==> flow/design.v <==
`timescale 1ns / 1ps
module mat_mul #
	(
        parameter integer DIM_LOG = 2,     
        parameter integer DIM = 2**DIM_LOG,
        parameter integer SIZE = DIM*DIM,
        parameter integer SIZE_LOG = 2*DIM_LOG,
        parameter integer DATA_WIDTH = 32
    )
    (
		input wire  s00_axi_aclk,
		input wire  s00_axi_aresetn,
		output wire  s00_axis_tready,
		input wire [DATA_WIDTH-1 : 0] s00_axis_tdata,
		input wire  s00_axis_tlast,
        input wire  s00_axis_tvalid,
		output wire  m00_axis_tvalid,
        output wire [DATA_WIDTH-1 : 0] m00_axis_tdata,
        output wire [(DATA_WIDTH/8)-1 : 0] m00_axis_tstrb,
        output wire  m00_axis_tlast,
        input wire  m00_axis_tready,
        input wire sel,
        input wire start
    );
	reg busy;               
	reg item_done;          
	reg matrix_done;        
	reg start_transfer;     
	reg transfer;           
	reg last_transfer;      
	reg mac_enable;         
    reg [DATA_WIDTH-1 : 0] mem_A [0 : SIZE-1];  
    reg [DATA_WIDTH-1 : 0] mem_B [0 : SIZE-1];  
    reg [DATA_WIDTH-1 : 0] mem_R [0 : SIZE-1];  
    reg [DATA_WIDTH-1 : 0] mat_A;    
    reg [DATA_WIDTH-1 : 0] mat_B;    
    reg [DATA_WIDTH-1 : 0] mat_R;    
    reg [SIZE_LOG-1 : 0] addr_stream_in;     
    reg [SIZE_LOG-1 : 0] addr_stream_out;    
    wire [SIZE_LOG-1 : 0] addr_A;    
    wire [SIZE_LOG-1 : 0] addr_B;    
    reg [SIZE_LOG-1 : 0] addr_R;     
    reg [DIM_LOG-1 : 0] row_cnt;     
    reg [DIM_LOG-1 : 0] col_cnt;     
    reg [DIM_LOG-1 : 0] tmp_cnt;     
    wire [DATA_WIDTH-1 : 0] mad;     
    reg [DATA_WIDTH-1 : 0] mac;      
    assign s00_axis_tready = !busy && !transfer && !start_transfer;  
    always @ (posedge s00_axi_aclk) begin
        if (!s00_axi_aresetn || s00_axis_tlast)
            addr_stream_in <= 0;
        else if (s00_axis_tready && s00_axis_tvalid)  
            addr_stream_in <= addr_stream_in + 1 ;  
    end
    always @ (posedge s00_axi_aclk) begin 
        if (!busy && !transfer && !start_transfer && s00_axis_tready && s00_axis_tvalid && !sel)  
            mem_A [addr_stream_in] <= s00_axis_tdata;
        if (busy)  
            mat_A <= mem_A [addr_A];
    end
    always @ (posedge s00_axi_aclk) begin
        if (!busy && !transfer && !start_transfer && s00_axis_tready && s00_axis_tvalid && sel)  
            mem_B [addr_stream_in] <= s00_axis_tdata;
        if (busy)  
            mat_B <= mem_B [addr_B];
    end
    assign m00_axis_tstrb = 4'hf;    
    assign m00_axis_tdata = mat_R;        
    assign m00_axis_tlast = last_transfer;        
    assign m00_axis_tvalid = transfer;       
    wire load_R = start_transfer || (transfer && m00_axis_tready && !last_transfer);
    always @ (posedge s00_axi_aclk) begin
        if (!s00_axi_aresetn || busy )  
            addr_stream_out <= 0;
        else if (load_R)  
            addr_stream_out <= addr_stream_out + 1 ;  
    end
    always @ (posedge s00_axi_aclk) begin
        if (!s00_axi_aresetn)
            start_transfer <= 0;
        else
            start_transfer <= matrix_done ;  
    end
    always @ (posedge s00_axi_aclk) begin
        if (!s00_axi_aresetn || (last_transfer && m00_axis_tready) )  
            transfer <= 0;
        else if (start_transfer)  
            transfer <= 1;
    end
    always @ (posedge s00_axi_aclk) begin
        if (!s00_axi_aresetn)
            last_transfer <= 0;
        else if (load_R)
            last_transfer <= (addr_stream_out == SIZE - 1) ;
        else if (transfer && m00_axis_tready)
            last_transfer <= 0;  
    end
    always @ (posedge s00_axi_aclk) begin
        if (item_done)  
            mem_R [addr_R] <= mad;  
        if (load_R)  
            mat_R <= mem_R [addr_stream_out];
    end
    always @ (posedge s00_axi_aclk) begin
        if (!s00_axi_aresetn || matrix_done )  
            busy <= 0;
        else if (start)  
            busy <= 1'b1;
    end
    always @ (posedge s00_axi_aclk) begin
        if (!s00_axi_aresetn)
            item_done <= 0;
        else
            item_done <= (tmp_cnt == DIM - 1) ;  
    end
    always @ (posedge s00_axi_aclk) begin
        if (!s00_axi_aresetn)
            matrix_done <= 0;
        else
            matrix_done <= (col_cnt == DIM-1) && (row_cnt == DIM-1) && (tmp_cnt == DIM-1) ;  
    end
    always @ (posedge s00_axi_aclk) begin
        if (!s00_axi_aresetn || (tmp_cnt == DIM ) || start )  
            tmp_cnt <= 0;
        else if (busy)  
            tmp_cnt <= tmp_cnt + 1;
    end
    always @ (posedge s00_axi_aclk) begin
        if (!s00_axi_aresetn || col_cnt==DIM && tmp_cnt==DIM || start )  
            col_cnt <= 0;
        else if (tmp_cnt==DIM -1 && col_cnt<DIM)  
            col_cnt <= col_cnt + 1;
    end
    always @ (posedge s00_axi_aclk) begin
        if (!s00_axi_aresetn || row_cnt==DIM && col_cnt==DIM && tmp_cnt==DIM || start )  
            row_cnt <= 0;
        else if (tmp_cnt==DIM -1 && col_cnt==DIM-1 && row_cnt<DIM)  
            row_cnt <= row_cnt + 1;
    end
    assign addr_A = row_cnt * DIM + tmp_cnt ;  
    assign addr_B = tmp_cnt * DIM + col_cnt ;  
    always @ (posedge s00_axi_aclk) begin
        if (!s00_axi_aresetn || start)
            addr_R <= 0;
        else if (item_done)  
            addr_R <= addr_R + 1;  
    end
    assign mad = mat_A * mat_B + mac;
    always @ (posedge s00_axi_aclk) begin
       if (!s00_axi_aresetn || item_done || start )  
           mac <= 0;
       else if (mac_enable)
           mac <= mad ;  
    end
    always @ (posedge s00_axi_aclk) begin
       if (!s00_axi_aresetn)
           mac_enable <= 0;
       else
           mac_enable <= busy ;  
    end
endmodule
# == Reports on mat_mul ==
# The steps from the RTL of mat_mul to its reports follow in flow order.
# Line numbers count from 1 in the design file above.
# Library cell names are shortened.
# Not given: n/a
# design
top_module,mat_mul
clk_port,s00_axi_aclk
lib,sky130hd
lib_corner,tt_025C_1v80

# == After elaboration ==
# Yosys after proc, flatten, opt, wreduce and memory -nomap, before mapping. Memory bits, and registers merged into a memory's read port (data or address), are not among the register bits. Print and check cells are not counted. Equal cells are merged and count once.
# Memory sizes are those after Yosys's memory passes, which may raise the word count (mostly to a power of two), join words into wider ones and drop unused or constant bits.
# bits
reg_bits,57
mem_bits_rw,1536
clocked_rd_ports_x_width,96
memories,3
inputBits,39
out_inout_bits,39
elab_cells,72
# mem_list
name,words,width,read_ports,write_ports,line_no,text
mem_A,16,32,1,1,32,reg [DATA_WIDTH-1 : 0] mem_A [0 : SIZE-1];
mem_B,16,32,1,1,33,reg [DATA_WIDTH-1 : 0] mem_B [0 : SIZE-1];
mem_R,16,32,1,1,34,reg [DATA_WIDTH-1 : 0] mem_R [0 : SIZE-1];
# op_classes
add_sub_neg,9
n_mul,1
n_cmp,2
n_eq,4
mux,11
reduce_and_logical,28
# op_table
operator,n
multiplier 32 x 32 -> 32 bit,1
2-to-1 mux 32 bit,3
adder 32 bit,1
logical AND 1 bit,13
adder 4 x 1 -> 4 bit with constant B,3
2-to-1 mux 4 bit,3
logical OR 1 bit,8
adder 4 x 2 -> 4 bit,2
logical NOT 1 bit,6
adder 2 x 1 -> 2 bit with constant B,3
equality test 2 bit with constant B,3
< comparator 2 x 3 -> 1 bit with constant B,2
2-to-1 mux 1 bit,5
equality test 4 bit with constant B,1
nonzero test 2 bit,1

# == Depth ==
# Yosys ltp: most cells in a row. Word level: on the elaborated netlist, between registers, memories and ports. Mapped: between sequential cells and ports; inverters and the memories' decode and read muxes count.
# logic_depth
word_depth,6
ABC_AREA,0
depth_mapped,30
ltp_nobuf,27

# == Netlist ==
# Yosys stat after the flow's synthesis: flattened, memories mapped to cells. It holds for the ABC_AREA given above (unset counts as 0); a run with the other value may have another netlist.
# synth_totals
mapped_cells,4418
synth_area_mm2,0.0796501
ffs,1689
buf_cells,219
# by_type
type,n,area_total_um2
edfxtp_1,1632,4.9E+04
mux4_2,480,1.08E+04
fa_1,438,8768.41
and2_1,310,1939.36
inv_1,508,1.91E+03
ha_1,136,1.7E+03
dfxtp_1,57,1.14E+03
nand2_1,275,1032.24
xnor2_1,73,639.363
clkbuf_1,144,540.518
nor2_1,91,341.578
mux2i_1,31,310.298
xor2_1,27,236.477
buf_1,42,157.651
a21oi_1,31,155.149
buf_2,29,145.139
a21o_1,13,97.594
o21a_1,8,60.058
# Other cell types: 38; their cells: 93.

# == Worst setup path after synthesis ==
# Source: OpenSTA report_checks on the synthesized netlist (no wires, ideal clock, input and output delay 20% of the period each), path of least setup slack; recovery checks are left aside. Register names are those of the netlist, which keeps one name where synthesis merged equal registers.
# synth_timing
path_kind,register -> register
startpoint,register mat_B[2]
endpoint,memory mem_R[0][25]
period_ns,10.0
setup_time_ns,0.297
t_first_pin_ns,0.000
t_arrival_ns,7.073
t_required_ns,9.703
path_slack_ns,2.630
delay_ns,7.370
driving_pins,27
n_path_buf,3
period_less_setup_slack_ns,7.37
# "delay_ns" is the arrival time less input delay plus setup time.
# "driving_pins": output pins that drive a net of the path, with the launching flip-flop's if there is one; two outputs of one cell count as two.
# "period_less_setup_slack_ns" = period - worst setup slack (recovery checks aside). The figure is calculated, with input and output delays left at 20% of the set period.
# The rows between start and end are the longest chain of elaborated cells between them; the timing report does not say that the signal goes this way. Where chains are equally long, one stands for them.
# Each line given opens the expression or statement behind the cell; cells for indexed reads and writes are added by Yosys, which also makes memories of some case tables.
# synth_via
path_cell_list,edfxtp_1 -> clkbuf_1 -> clkbuf_1 -> and2_1 -> fa_1 -> fa_1 -> fa_1 -> inv_1 -> fa_1 -> inv_1 -> fa_1 -> fa_1 -> fa_1 -> inv_1 -> fa_1 -> inv_1 -> ha_1 -> buf_2 -> nand4_1 -> or2_1 -> nor2_1 -> a21oi_1 -> a21boi_0 -> o21a_1 -> o21ai_1 -> and2b_1 -> xnor2_1
elab_chain_len,3
cells_between,3
# synth_rtl
item,line_no,text
from (decl),36,reg [DATA_WIDTH-1 : 0] mat_B;
multiplier 32 x 32 -> 32 bit,148,assign mad = mat_A * mat_B + mac;
adder 32 bit,148,
2-to-1 mux 32 bit,99,if (item_done)
to (decl),34,reg [DATA_WIDTH-1 : 0] mem_R [0 : SIZE-1];

# == Timing after layout ==
# Path of least setup slack in the final report of run A (OpenROAD, finished layout, wires in). Where an end is a register, its clock arrival counts in the times.
# layout_timing
path_kind,register -> register
startpoint,register mat_B[7]
endpoint,memory mem_R[2][30]
period_ns,15.0
setup_time_ns,0.34
t_first_pin_ns,0.82
t_arrival_ns,9.05
t_required_ns,15.42
path_slack_ns,6.37
driving_pins,23
n_path_buf,0
# The rows between start and end are the longest chain of elaborated cells between them; the timing report does not say that the signal goes this way. Where chains are equally long, one stands for them.
# layout_via
path_cell_list,edfxtp_1 -> and2_1 -> fa_1 -> fa_1 -> fa_1 -> inv_1 -> fa_1 -> inv_1 -> fa_1 -> inv_1 -> fa_1 -> inv_1 -> fa_1 -> inv_1 -> fa_1 -> inv_1 -> ha_1 -> nand4_1 -> or2_1 -> o31ai_2 -> a31oi_4 -> o21bai_2 -> xor2_1
elab_chain_len,3
cells_between,3
# layout_rtl
item,line_no,text
from (decl),36,reg [DATA_WIDTH-1 : 0] mat_B;
multiplier 32 x 32 -> 32 bit,148,assign mad = mat_A * mat_B + mac;
adder 32 bit,148,
2-to-1 mux 32 bit,99,if (item_done)
to (decl),34,reg [DATA_WIDTH-1 : 0] mem_R [0 : SIZE-1];

Stored flow runs of mat_mul (2 of them; Yosys, OpenROAD, sky130hd). They differ in their settings and are not a sequence. Constraints: input delay and output delay 20% of the set period each, output load 0.01 pF.
"achieved_period_ns" is the run's clock period less its worst setup slack. It is reckoned from that one timing run; input and output delays stay at 20% of the period that was set.

Run A, flow files:
==> flow/run.sh <==
#!/bin/bash
# the make line also repeats the synthesis and layout settings of config.mk as NAME=value (left out here)
make -C /OpenROAD-flow-scripts/flow DESIGN_CONFIG=/design/flow/config.mk WORK_HOME=/design/flow/orfs CLKGATE_MAP_FILE= finish
==> flow/config.mk <==
export PLATFORM = sky130hd
export DESIGN_NAME = mat_mul
export DESIGN_NICKNAME = mat_mul
export VERILOG_FILES = /design/flow/design.v
export SDC_FILE = /design/flow/constraint.sdc
export NUM_CORES = 4
export LEC_CHECK = 0
export ABC_AREA = 0
export CAP_MARGIN = 10
export CELL_PAD_IN_SITES_DETAIL_PLACEMENT = 1
export CELL_PAD_IN_SITES_GLOBAL_PLACEMENT = 1
export CORE_MARGIN = 2
export CORE_UTILIZATION = 34
export GPL_ROUTABILITY_DRIVEN = 1
export HOLD_SLACK_MARGIN = 0.05
export PLACE_DENSITY_LB_ADDON = 0.13
export SETUP_SLACK_MARGIN = 0.07
export SLEW_MARGIN = 5
export TNS_END_PERCENT = 45
==> flow/constraint.sdc <==
create_clock -name core_clock -period 15.0 [get_ports {s00_axi_aclk}]
set_input_delay 3.0000 -clock core_clock [delete_from_list [all_inputs] [get_ports {s00_axi_aclk}]]
set_output_delay 3.0000 -clock core_clock [all_outputs]
set_load 0.01 [all_outputs]

==> results of run A, as CSV <==
result,value
timing.setup.ws_ns,6.368
design.die.area_mm2,0.238154
post_route_stdcell_area_mm2,0.0905956
ys_area_mm2,0.0796501
achieved_period_ns,8.632

Run B, flow files:
==> flow/run.sh <==
#!/bin/bash
# the make line also repeats the synthesis and layout settings of config.mk as NAME=value (left out here)
make -C /OpenROAD-flow-scripts/flow DESIGN_CONFIG=/design/flow/config.mk WORK_HOME=/design/flow/orfs CLKGATE_MAP_FILE= finish
==> flow/config.mk <==
export PLATFORM = sky130hd
export DESIGN_NAME = mat_mul
export DESIGN_NICKNAME = mat_mul
export VERILOG_FILES = /design/flow/design.v
export SDC_FILE = /design/flow/constraint.sdc
export NUM_CORES = 4
export LEC_CHECK = 0
export ABC_AREA = 0
export CAP_MARGIN = 30
export CELL_PAD_IN_SITES_DETAIL_PLACEMENT = 1
export CELL_PAD_IN_SITES_GLOBAL_PLACEMENT = 1
export CORE_MARGIN = 2
export CORE_UTILIZATION = 34
export CTS_CLUSTER_DIAMETER = 316
export CTS_CLUSTER_SIZE = 89
export GPL_ROUTABILITY_DRIVEN = 1
export GPL_TIMING_DRIVEN = 1
export HOLD_SLACK_MARGIN = 0.02
export MAX_ROUTING_LAYER = met4
export PLACE_DENSITY_LB_ADDON = 0.2
export SETUP_SLACK_MARGIN = 0.07
export SLEW_MARGIN = 5
export TNS_END_PERCENT = 90
==> flow/constraint.sdc <==
create_clock -name core_clock -period 15.0 [get_ports {s00_axi_aclk}]
set_input_delay 3.0000 -clock core_clock [delete_from_list [all_inputs] [get_ports {s00_axi_aclk}]]
set_output_delay 3.0000 -clock core_clock [all_outputs]
set_load 0.01 [all_outputs]

==> results of run B, as CSV <==
result,value
timing.setup.ws_ns,6.918
design.die.area_mm2,0.238154
post_route_stdcell_area_mm2,0.0861101
ys_area_mm2,0.0796501
achieved_period_ns,8.082
